==> flow/design.v <==
module sdram_controller (
        input   clk,
        input   rst,
        output  sdram_cle,
        output  sdram_cs,
        output  sdram_cas,
        output  sdram_ras,
        output  sdram_we,
        output  sdram_dqm,
        output  [1:0]  sdram_ba,
        output  [12:0] sdram_a,
        input   [31:0] sdram_dqi,
        output  [31:0] sdram_dqo,
        input   [22:0] user_addr,    
        input   rw,                  
        input   [31:0] data_in,      
        output  [31:0] data_out,     
        output  busy,                
        input   in_valid,            
        output  out_valid            
    );
    localparam tCASL            = 13'd2;        
    localparam tPRE             = 13'd2;        
    localparam tACT             = 13'd2;        
    localparam tREF             = 13'd6;        
    localparam tRef_Counter     = 10'd750;     
    wire [22:0] addr;
    wire [12:0] Mapped_RA;
    wire [1:0]  Mapped_BA;
    wire [7:0]  Mapped_CA;
    reg        req_rw_q;
    reg [22:0] req_addr_q;
    reg [31:0] req_data_q;
    reg        start_q;
    wire        eff_rw   = start_q ? req_rw_q   : rw;
    wire [22:0] eff_addr = start_q ? req_addr_q : user_addr;
    wire [31:0] eff_data = start_q ? req_data_q : data_in;
    assign Mapped_RA = {eff_addr[22:10]};
    assign Mapped_BA = {eff_addr[9:8]};
    assign Mapped_CA = {eff_addr[7:0]};
    assign addr = {Mapped_RA, Mapped_BA, Mapped_CA};
    wire[22:0]next_input_addr;
    wire[22:0]next_addr;
    wire [12:0] next_Mapped_RA;
    wire [1:0]  next_Mapped_BA;
    wire [7:0]  next_Mapped_CA;
    assign next_input_addr = eff_addr + 8;  
    assign next_Mapped_RA = {next_input_addr[22:10]};
    assign next_Mapped_BA = {next_input_addr[9:8]};
    assign next_Mapped_CA = {next_input_addr[7:0]};
    assign next_addr = {next_Mapped_RA,next_Mapped_BA,next_Mapped_CA}; 
    reg [31:0] cache_d[0:1], cache_q[0:1];
    reg [22:0] cache_addr_d[0:1], cache_addr_q[0:1];
    reg [1:0]  cache_cnt_d[0:1], cache_cnt_q[0:1]; 
    reg [1:0]  cache_vld_d, cache_vld_q;
    localparam CMD_UNSELECTED    = 4'b1000;
    localparam CMD_NOP           = 4'b0111;
    localparam CMD_ACTIVE        = 4'b0011;
    localparam CMD_READ          = 4'b0101;
    localparam CMD_WRITE         = 4'b0100;
    localparam CMD_TERMINATE     = 4'b0110;
    localparam CMD_PRECHARGE     = 4'b0010;
    localparam CMD_REFRESH       = 4'b0001;
    localparam CMD_LOAD_MODE_REG = 4'b0000;
    localparam STATE_SIZE = 4;
    localparam INIT = 4'd0,
               WAIT = 4'd1,
               PRECHARGE_INIT = 4'd2,
               REFRESH_INIT_1 = 4'd3,
               REFRESH_INIT_2 = 4'd4,
               LOAD_MODE_REG = 4'd5,
               IDLE = 4'd6,
               REFRESH = 4'd7,
               ACTIVATE = 4'd8,
               READ = 4'd9,
               READ_RES = 4'd10,
               WRITE = 4'd11,
               PRECHARGE = 4'd12;
    reg cle_d, cle_q;
    reg dqm_q, dqm_d;
    reg [3:0] cmd_d, cmd_q;
    reg [1:0] ba_d, ba_q;
    reg [12:0] a_d, a_q;
    reg [31:0] dq_d, dq_q;
    reg [31:0] dqi_d, dqi_q;
    reg dq_en_d, dq_en_q;
    assign sdram_cle = cle_q;
    assign sdram_cs = cmd_q[3];
    assign sdram_ras = cmd_q[2];
    assign sdram_cas = cmd_q[1];
    assign sdram_we = cmd_q[0];
    assign sdram_dqm = dqm_q;
    assign sdram_ba = ba_q;
    assign sdram_a = a_q;
    assign sdram_dqo = dq_en_q ? dq_q : 32'h00000000;
    reg [STATE_SIZE-1:0] state_d, state_q;
    reg [STATE_SIZE-1:0] next_state_d, next_state_q;
    reg [22:0] addr_d, addr_q;
    reg [31:0] data_d, data_q;
    reg out_valid_d, out_valid_q;
    reg [15:0] delay_ctr_d, delay_ctr_q;
    reg [9:0] refresh_ctr_d, refresh_ctr_q;
    reg refresh_flag_d, refresh_flag_q;
    reg ready_d, ready_q;
    reg start_d;
    reg rw_op_d, rw_op_q;
    reg [3:0] row_open_d, row_open_q;
    reg [12:0] row_addr_d[3:0], row_addr_q[3:0];
    reg [2:0] precharge_bank_d, precharge_bank_q;
    integer i;
    assign data_out = data_q;
    assign busy = !ready_q;
    assign out_valid = out_valid_q;
    always @* begin
        dq_d = dq_q;
        dqi_d = sdram_dqi;
        dq_en_d = 1'b0;  
        cle_d = cle_q;
        cmd_d = CMD_NOP;  
        dqm_d = 1'b0;
        ba_d = 2'd0;
        a_d = 13'd0;
        state_d = state_q;
        next_state_d = next_state_q;
        delay_ctr_d = delay_ctr_q;
        addr_d = addr_q;
        data_d = data_q;
        out_valid_d = 1'b0;
        precharge_bank_d = precharge_bank_q;
        rw_op_d = rw_op_q;
        ready_d = ready_q;
        start_d = start_q;
        row_open_d = row_open_q;
        for (i = 0; i < 4; i = i + 1)
            row_addr_d[i] = row_addr_q[i];
        refresh_flag_d = refresh_flag_q;
        refresh_ctr_d = refresh_ctr_q + 1'b1;
        if (refresh_ctr_q > tRef_Counter) begin
            refresh_ctr_d = 10'd0;
            refresh_flag_d = 1'b1;
        end
        cache_d[0] = cache_q[0];
        cache_d[1] = cache_q[1];
        cache_addr_d[0] = cache_addr_q[0];
        cache_addr_d[1] = cache_addr_q[1];
        cache_cnt_d[0] = cache_cnt_q[0];
        cache_cnt_d[1] = cache_cnt_q[1];
        cache_vld_d = cache_vld_q;
        case(cache_cnt_q[0])
            0:begin
                cache_d[0] = sdram_dqi;
                cache_cnt_d[0] = 2'b11;
            end
            1:cache_cnt_d[0] = 2'b00;
            2:cache_cnt_d[0] = 2'b01;
        endcase
        case(cache_cnt_q[1])
            0:begin
                cache_d[1] = sdram_dqi;
                cache_cnt_d[1] = 2'b11;
            end
            1:cache_cnt_d[1] = 2'b00;
            2:cache_cnt_d[1] = 2'b01;
        endcase
        case (state_q)
            INIT: begin
                row_open_d = 4'b0;
                out_valid_d = 1'b0;
                a_d = {3'b000, 1'b0, 2'b00, 3'b010, 1'b0, 3'b010};  
                ba_d = 2'b0;
                cle_d = 1'b1;
                state_d = WAIT;
                delay_ctr_d = 16'd0;
                next_state_d = IDLE;
                refresh_flag_d = 1'b0;
                refresh_ctr_d = 10'b1;
                ready_d = 1'b0;
                dq_en_d = 1'b0;
            end
            WAIT: begin
                delay_ctr_d = delay_ctr_q - 1'b1;
                if (delay_ctr_q == 13'd0) begin
                    state_d = next_state_q;
                end
            end
            IDLE: begin
            	start_d = start_q;
                if (ready_q && in_valid) begin
                        start_d = 1'd1;
                end
                if (refresh_flag_q) begin  
                    ready_d = 1'b0;
                    state_d = PRECHARGE;
                    next_state_d = REFRESH;
                    precharge_bank_d = 3'b100;  
                    refresh_flag_d = 1'b0;  
                end 
                else if ((ready_q && in_valid) || start_q) begin  
                    start_d = 1'd0;
                    ready_d = 1'b0;  
                    rw_op_d = eff_rw;  
                    addr_d = addr;
                    if (eff_rw)  
                        data_d = eff_data;
                    if (row_open_q[addr[9:8]]) begin
                        if (row_addr_q[addr[9:8]] == addr[22:10]) begin  
                            if (eff_rw)
                                state_d = WRITE;
                            else begin
                                if (cache_vld_q[addr[2]] && cache_cnt_q[addr[2]] == 2'b11 && cache_addr_q[addr[2]] == addr[22:0]) begin  
                                    out_valid_d = 1'b1;
                                    data_d = cache_q[addr[2]];
                                    if(row_open_q[next_addr[9:8]] && row_addr_q[next_addr[9:8]] == next_addr[22:10]) begin
                                        cmd_d = CMD_READ;
                                        a_d = {2'b0, 1'b0, next_addr[7:0], 2'b0};
                                        ba_d = next_addr[9:8];
                                        cache_addr_d[next_addr[2]] = next_addr;
                                        cache_cnt_d[next_addr[2]] = 2;
                    cache_vld_d[next_addr[2]] = 1'b1;
                                    end
                                end
                                else begin                  
                                    state_d = READ;
                                end
                            end
                        end 
                        else begin  
                            state_d = PRECHARGE;  
                            precharge_bank_d = {1'b0, addr[9:8]};
                            next_state_d = ACTIVATE;  
                        end
                    end 
                    else begin  
                        state_d = ACTIVATE;  
                    end
                end
                else if (!ready_q) begin
                    ready_d = 1;
                end
            end
            REFRESH: begin
                cmd_d = CMD_REFRESH;
                state_d = WAIT;
                delay_ctr_d = tREF;
                next_state_d = IDLE;
            end
            ACTIVATE: begin
                cmd_d = CMD_ACTIVE;
                a_d = addr_q[22:10];
                ba_d = addr_q[9:8];
                delay_ctr_d = tACT;
                state_d = WAIT;
                if (rw_op_q)
                    next_state_d = WRITE;
                else
                    next_state_d = READ;
                row_open_d[addr_q[9:8]] = 1'b1;  
                row_addr_d[addr_q[9:8]] = addr_q[22:10];
            end
            READ: begin
                cmd_d = CMD_READ;
                a_d = {2'b0, 1'b0, addr_q[7:0], 2'b0};
                ba_d = addr_q[9:8];
                state_d = WAIT;
                delay_ctr_d = tCASL; 
                next_state_d = READ_RES;
            end
            READ_RES: begin
                data_d = dqi_q;  
                out_valid_d = 1'b1;
                state_d = IDLE;
                if (row_open_q[next_addr[9:8]] && row_addr_q[next_addr[9:8]] == next_addr[22:10]) begin
                    cmd_d = CMD_READ;
                    a_d = {2'b0, 1'b0, next_addr[7:0], 2'b0};  
                    ba_d = next_addr[9:8];
                    cache_addr_d[next_addr[2]] = next_addr;
                    cache_cnt_d[next_addr[2]] = 2;
                    cache_vld_d[next_addr[2]] = 1'b1;
            	end
            end
            WRITE: begin
                cmd_d = CMD_WRITE;
                dq_d = data_q;
                dq_en_d = 1'b1;  
                a_d = {2'b0, 1'b0, addr_q[7:0], 2'b00};
                ba_d = addr_q[9:8];
                for (i = 0; i < 2; i = i + 1) begin
                    if (cache_addr_q[i] == addr_q) begin
                        cache_d[i] = data_q;
                        cache_cnt_d[i] = 2'b11;
                    end
                end
                state_d = IDLE;
            end
            PRECHARGE: begin
                cmd_d = CMD_PRECHARGE;
                a_d[10] = precharge_bank_q[2];  
                ba_d = precharge_bank_q[1:0];
                state_d = WAIT;
                delay_ctr_d = tPRE;
                if (precharge_bank_q[2]) begin
                    row_open_d = 4'b0000;  
                end else begin
                    row_open_d[precharge_bank_q[1:0]] = 1'b0;  
                end
            end
            default: state_d = INIT;
        endcase
    end
    always @(posedge clk) begin
        if(rst) begin
            cle_q <= 1'b0;
            dq_en_q <= 1'b0;
            state_q <= INIT;
            ready_q <= 1'b0;
            start_q <= 1'b0;
            cache_q[0] <= 0;
            cache_addr_q[0] <= 0;
            cache_cnt_q[0] <= 2'b11;
            cache_q[1] <= 0;
            cache_addr_q[1] <= 0;
            cache_cnt_q[1] <= 2'b11;
            cache_vld_q <= 2'b00;
        end else begin
            cle_q <= cle_d;
            dq_en_q <= dq_en_d;
            state_q <= state_d;
            ready_q <= ready_d;
            start_q <= start_d;
            cache_q[0] <= cache_d[0];
            cache_addr_q[0] <= cache_addr_d[0];
            cache_cnt_q[0] <= cache_cnt_d[0];
            cache_q[1] <= cache_d[1];
            cache_addr_q[1] <= cache_addr_d[1];
            cache_cnt_q[1] <= cache_cnt_d[1];
            cache_vld_q <= cache_vld_d;
        end
        cmd_q <= cmd_d;
        dqm_q <= dqm_d;
        ba_q <= ba_d;
        a_q <= a_d;
        dq_q <= dq_d;
        dqi_q <= dqi_d;
        next_state_q <= next_state_d;
        refresh_flag_q <= refresh_flag_d;
        refresh_ctr_q <= refresh_ctr_d;
        data_q <= data_d;
        addr_q <= addr_d;
        out_valid_q <= out_valid_d;
        row_open_q <= row_open_d;
        for (i = 0; i < 4; i = i + 1)
            row_addr_q[i] <= row_addr_d[i];
        precharge_bank_q <= precharge_bank_d;
        rw_op_q <= rw_op_d;
        if (state_q == IDLE && ready_q && in_valid) begin
            req_rw_q <= rw;
            req_addr_q <= user_addr;
            req_data_q <= data_in;
        end
        delay_ctr_q <= delay_ctr_d;
    end
endmodule
Reports on sdram_controller
The steps from the RTL of sdram_controller to its reports follow in flow order. Line numbers count from 1 in the design file above. Cell names lack the library's common part. The mark -- stands for no value.

Top module: sdram_controller. Clock: clk. Standard-cell library: sky130hd. Timing corner: tt_025C_1v80.

Elaborated design
Source: Yosys, flattened and elaborated. Widths are those after wreduce. Registers that Yosys merges into a memory's read port (data or address) are not register bits. Print and check cells do not count. Equal cells are merged and count once.

The figure for $add $sub $neg is 6. Multipliers: 0. Under divide/modulo/power cells stands 0. Under magnitude comparators stands 1. For eq/ne operators the number is 41. The figure for shift-type cells is 7. Under mux-type cells stands 171. For bitwise gates (word level) the number is 16. For reduce/logical cells the number is 41.

Operators by type and width (count): 23-bit 2-to-1 mux (23); 32-bit 2-to-1 mux (15); 23-bit case mux with 2-bit select (5); 13-bit 2-to-1 mux (16); 32-bit case mux with 2-bit select (2); 13-bit case mux with 4-bit select (2); 2-bit 2-to-1 mux (49); 10-bit 2-to-1 mux (8); 23-bit == test (3); 16-bit case mux with 4-bit select (1); 10-bit case mux with 5-bit select (1); 4-bit 2-to-1 mux (12); 13-bit == test (3); 4-bit case mux with 4-bit select (2); 2-bit case mux with 3-bit select (5); 23-bit by 4-bit adder with 23-bit output (second input constant) (1); 3-bit case mux with 7-bit select (1); 4-bit == test (second input constant) (5); 2-bit == test (second input constant) (9); 3-bit OR reduction (6); 16-bit by 1-bit subtractor with 16-bit output (second input constant) (1); 16-bit logical NOT (1); 2-bit != test (second input constant) (8); 1-bit 2-to-1 mux (16); 2-bit case mux with 2-bit select (4); 1-bit by 3-bit variable shift with 4-bit output (first input constant) (3); 4-bit case mux with 3-bit select (1); 10-bit by 1-bit adder with 10-bit output (second input constant) (1).

Other operator kinds: 37; their cells: 79.

The figure for register bits after elaboration is 409. Under latch bits stands 0. For RAM bits the number is 0. Under ROM bits stands 0. For clocked read ports x word width the number is 0. Under memory cells stands 0. Under input port bits stands 91. The entry for output and inout port bits reads 87. The figure for elaborated cells is 318.

Logic depth
Depth = most cells in a row (Yosys ltp): at word level without a register or memory, in the mapped netlist without a sequential cell, where the memories' decode and read muxes count.

Depth in word-level cells: 33. For ABC_AREA the number is 0. Gate-level depth with buffers: 20. Under gate-level depth less buffers stands 12.

Mapped cells and area
Yosys stat after the flow's synthesis: flattened, memories mapped to cells. It holds for the ABC_AREA given above (unset counts as 0); a run with the other value may have another netlist. The area totals of this step are shown rounded.

Cells by type: edfxtp_1 (count 223, area in all 6.7E+03 um^2); dfxtp_1 (count 185, area in all 3.7E+03 um^2); mux2i_1 (count 208, area in all 2.08E+03 um^2); xnor2_1 (count 96, area in all 840.806 um^2); nor2_1 (count 207, area in all 776.995 um^2); mux2_2 (count 68, area in all 765.734 um^2); a21oi_1 (count 148, area in all 740.71 um^2); nand2_1 (count 131, area in all 491.722 um^2); o21ai_0 (count 60, area in all 300.288 um^2); clkbuf_1 (count 70, area in all 262.752 um^2); xor2_1 (count 30, area in all 262.752 um^2); mux4_2 (count 11, area in all 247.738 um^2); and2_1 (count 35, area in all 218.96 um^2); inv_1 (count 44, area in all 165.158 um^2); nor4_1 (count 25, area in all 156.4 um^2); nand3_1 (count 26, area in all 130.125 um^2); nand4_1 (count 18, area in all 112.608 um^2); ha_1 (count 8, area in all 100.096 um^2).

Not listed: further types 57, cells in them 185.

Under cell count stands 1778. For chip area (Yosys) the number is 19470 um^2. For sequential part of the area the number is 10400 um^2. The figure for flip-flops is 408. Buffers: 97.

Timing after synthesis
Source: OpenSTA report_checks on the synthesized netlist (no wires, ideal clock, input and output delay 20% of the period each), path of least setup slack; recovery checks are left aside. Register names are those of the netlist, which keeps one name where synthesis merged equal registers.

Path kind: register -> register. Start point: register start_q. End point: register cache_addr_q[1][21]. The entry for period reads 4.2 ns. Setup time: 0.072 ns. Launch time at the first pin: 0.000 ns. Under arrival stands 4.628 ns. The entry for data required time reads 4.128 ns. The figure for path slack is -0.500 ns. Path delay: 4.700 ns. The entry for stages reads 20. Under path buffers stands 7. Under period reached after synthesis stands 4.7 ns.

"path delay" is the arrival time less input delay plus setup time. "stages" counts driving pins, that of a launching flip-flop among them; a cell with two outputs on the path counts twice. "period reached after synthesis" is the clock period less the worst setup slack; recovery checks do not enter. This is arithmetic on one report: input and output delays are still those of the set period (20% each).

Path through: dfxtp_1 > buf_6 > buf_6 > buf_2 > buf_2 > buf_2 > mux2i_1 > inv_1 > ha_1 > nand4_1 > a211oi_2 > xnor2_2 > mux4_2 > xor2_1 > or4b_4 > nor3_4 > and4_1 > buf_6 > buf_12 > mux2i_1. The figure for elaborated cells on any way between the ends is 72. Classes of those cells: 1 x add/sub; 18 x eq/ne; 3 x shift; 40 x mux; 2 x logic; 8 x reduce/logical.

Ends and longest elaborated chain, post-synthesis: from (decl) (RTL line 34) `reg        start_q;`; from (assign) (RTL line 316) `start_q <= 1'b0;`; from (assign) (RTL line 329) `start_q <= start_d;`; to (assign) (RTL line 321) `cache_addr_q[1] <= 0;`; to (assign) (RTL line 334) `cache_addr_q[1] <= cache_addr_d[1];`; to (decl) (RTL line 53) `reg [22:0] cache_addr_d[0:1], cache_addr_q[0:1];`.

Chain of elaborated cells between the ends: none given. Some nets on the timed path still bear RTL names; the line given drives or declares the net.

Nets with RTL names, path post-synthesis: Mapped_CA[4] (RTL line 36) `wire [22:0] eff_addr = start_q ? req_addr_q : user_addr;`.

Worst path after layout
From the final timing report of stored run 1: the path of least setup slack in the routed layout; clock arrival at registers is part of the times.

Path kind: register -> register. Start point: register start_q. End point: register cache_addr_q[1][10]. The entry for period reads 4.22 ns. Setup time: 0.07 ns. Launch time at the first pin: 0.58 ns. Under arrival stands 4.53 ns. The entry for data required time reads 4.74 ns. The figure for path slack is 0.21 ns. The entry for stages reads 14. Under path buffers stands 4.

The rows between start and end are the longest chain of elaborated cells between them; the timing report does not say that the signal goes this way. Where chains are equally long, one stands for them. A line is the first line of the expression or statement that the cell stems from. Yosys adds cells for indexed reads and writes and turns some case tables into memories.

Path through: dfxtp_4 > buf_12 > mux2i_1 > a211oi_2 > buf_4 > xnor2_4 > buf_12 > mux4_2 > xnor2_2 > o211ai_1 > nor4bb_4 > and4_4 > clkbuf_16 > mux2i_1. Cells in the longest elaborated chain: 33. The figure for elaborated cells on any way between the ends is 72. Classes of those cells: 1 x add/sub; 18 x eq/ne; 3 x shift; 40 x mux; 2 x logic; 8 x reduce/logical.

Ends and longest elaborated chain, after layout: from (decl) (RTL line 34) `reg        start_q;`; from (assign) (RTL line 316) `start_q <= 1'b0;`; from (assign) (RTL line 329) `start_q <= start_d;`; 23-bit 2-to-1 mux (RTL line 36) `wire [22:0] eff_addr = start_q ? req_addr_q : user_addr;`; 2-bit == test (RTL line 206) `if (row_addr_q[addr[9:8]] == addr[22:10]) begin`; 13-bit case mux with 4-bit select (RTL line 206); 13-bit 2-to-1 mux (RTL line 205) `if (row_open_q[addr[9:8]]) begin`; 13-bit 2-to-1 mux (RTL line 198) `else if ((ready_q && in_valid) || start_q) begin`; 13-bit 2-to-1 mux (RTL line 191) `if (refresh_flag_q) begin`; 13-bit 2-to-1 mux (RTL line 165) `case (state_q)`; (+19 left out); 23-bit 2-to-1 mux (RTL line 210) `if (cache_vld_q[addr[2]] && cache_cnt_q[addr[2]] == 2'b11 && cache_addr_q[addr[2]] == addr[22:0]) begin`; 23-bit 2-to-1 mux (RTL line 207) `if (eff_rw)`; 23-bit 2-to-1 mux (RTL line 206); 23-bit 2-to-1 mux (RTL line 205); 23-bit 2-to-1 mux (RTL line 198); 23-bit 2-to-1 mux (RTL line 191); 23-bit case mux with 2-bit select (RTL line 165); to (assign) (RTL line 321) `cache_addr_q[1] <= 0;`; to (assign) (RTL line 334) `cache_addr_q[1] <= cache_addr_d[1];`; to (decl) (RTL line 53) `reg [22:0] cache_addr_d[0:1], cache_addr_q[0:1];`.

Lab notebook: sdram_controller

Flow measurements of sdram_controller on sky130hd: 3 stored runs with different settings, listed in no order. Input and output delays are each 20% of the period that was set; the output load is 0.01 pF. "achieved clock period" means the clock period less the worst setup slack. The figure is calculated, with input and output delays left at 20% of the set period. By "worst setup path time" is meant the share of the clock period that the worst setup path is allowed (20% is reserved at inputs, 20% at outputs), minus its slack. Clock arrival times at its registers enter into it. "total power after layout" is the tool's figure for a default switching activity; nothing was simulated. Results are given in rounded form.

Files of stored run 1:
==> flow/run.sh <==
#!/bin/bash
# the make line also repeats the synthesis and layout settings of config.mk as NAME=value (left out here)
make -C /OpenROAD-flow-scripts/flow DESIGN_CONFIG=/design/flow/config.mk WORK_HOME=/design/flow/orfs CLKGATE_MAP_FILE= finish
==> flow/config.mk <==
export PLATFORM = sky130hd
export DESIGN_NAME = sdram_controller
export DESIGN_NICKNAME = sdram_controller
export VERILOG_FILES = /design/flow/design.v
export SDC_FILE = /design/flow/constraint.sdc
export NUM_CORES = 4
export LEC_CHECK = 0
export CAP_MARGIN = 20
export CORE_MARGIN = 2
export CORE_UTILIZATION = 40
export SLEW_MARGIN = 20
==> flow/constraint.sdc <==
create_clock -name core_clock -period 4.22 [get_ports {clk}]
set_input_delay 0.8440 -clock core_clock [delete_from_list [all_inputs] [get_ports {clk}]]
set_output_delay 0.8440 -clock core_clock [all_outputs]
set_load 0.01 [all_outputs]

Results of stored run 1. The measured mapped cell area after synthesis is 19470 um^2. The overall die area stands at 50470 um^2. The standard-cell area after routing reads 24380 um^2. The utilization comes to 50.8%. The smallest setup slack stands at 0.211 ns. The summed negative setup slack stands at 0.000 ns. The measured worst-case hold slack is 0.485 ns. The total power after layout comes to 9909 uW. For the achieved clock period the run shows 4.009 ns. For the worst setup path time the run shows 4.01 ns. Class of the worst setup path: register -> register.

Files of stored run 2:
==> flow/run.sh <==
#!/bin/bash
# the make line also repeats the synthesis and layout settings of config.mk as NAME=value (left out here)
make -C /OpenROAD-flow-scripts/flow DESIGN_CONFIG=/design/flow/config.mk WORK_HOME=/design/flow/orfs CLKGATE_MAP_FILE= finish
==> flow/config.mk <==
export PLATFORM = sky130hd
export DESIGN_NAME = sdram_controller
export DESIGN_NICKNAME = sdram_controller
export VERILOG_FILES = /design/flow/design.v
export SDC_FILE = /design/flow/constraint.sdc
export NUM_CORES = 4
export LEC_CHECK = 0
export ABC_AREA = 1
export CAP_MARGIN = 20
export CELL_PAD_IN_SITES_GLOBAL_PLACEMENT = 2
export CORE_ASPECT_RATIO = 1.83
export CORE_MARGIN = 2
export CORE_UTILIZATION = 54
export MAX_ROUTING_LAYER = met5
export PLACE_DENSITY = 0.39
export SETUP_SLACK_MARGIN = 0.44
export SLEW_MARGIN = 10
export TNS_END_PERCENT = 60
==> flow/constraint.sdc <==
create_clock -name core_clock -period 6.13 [get_ports {clk}]
set_input_delay 1.2260 -clock core_clock [delete_from_list [all_inputs] [get_ports {clk}]]
set_output_delay 1.2260 -clock core_clock [all_outputs]
set_load 0.01 [all_outputs]

Outcome of stored run 2: not finished: placement ended with error GPL-0301.

Files of stored run 3:
==> flow/run.sh <==
#!/bin/bash
# the make line also repeats the synthesis and layout settings of config.mk as NAME=value (left out here)
make -C /OpenROAD-flow-scripts/flow DESIGN_CONFIG=/design/flow/config.mk WORK_HOME=/design/flow/orfs CLKGATE_MAP_FILE= finish
==> flow/config.mk <==
export PLATFORM = sky130hd
export DESIGN_NAME = sdram_controller
export DESIGN_NICKNAME = sdram_controller
export VERILOG_FILES = /design/flow/design.v
export SDC_FILE = /design/flow/constraint.sdc
export NUM_CORES = 4
export LEC_CHECK = 0
export ABC_AREA = 1
export CAP_MARGIN = 35
export CELL_PAD_IN_SITES_DETAIL_PLACEMENT = 0
export CELL_PAD_IN_SITES_GLOBAL_PLACEMENT = 2
export CORE_MARGIN = 4
export CORE_UTILIZATION = 20
export CTS_CLUSTER_DIAMETER = 347
export CTS_CLUSTER_SIZE = 35
export MAX_ROUTING_LAYER = met4
export SETUP_SLACK_MARGIN = 0.43
export SLEW_MARGIN = 0
==> flow/constraint.sdc <==
create_clock -name core_clock -period 4.2 [get_ports {clk}]
set_input_delay 0.8400 -clock core_clock [delete_from_list [all_inputs] [get_ports {clk}]]
set_output_delay 0.8400 -clock core_clock [all_outputs]
set_load 0.01 [all_outputs]

Results of stored run 3. The measured mapped cell area after synthesis is 20280 um^2. The overall die area stands at 106600 um^2. The standard-cell area after routing reads 25420 um^2. The utilization comes to 25.3%. The smallest setup slack stands at 0.592 ns. The summed negative setup slack stands at 0.000 ns. The measured worst-case hold slack is 0.477 ns. The total power after layout comes to 8098 uW. For the achieved clock period the run shows 3.608 ns. For the worst setup path time the run shows 2.77 ns. Class of the worst setup path: input -> register.
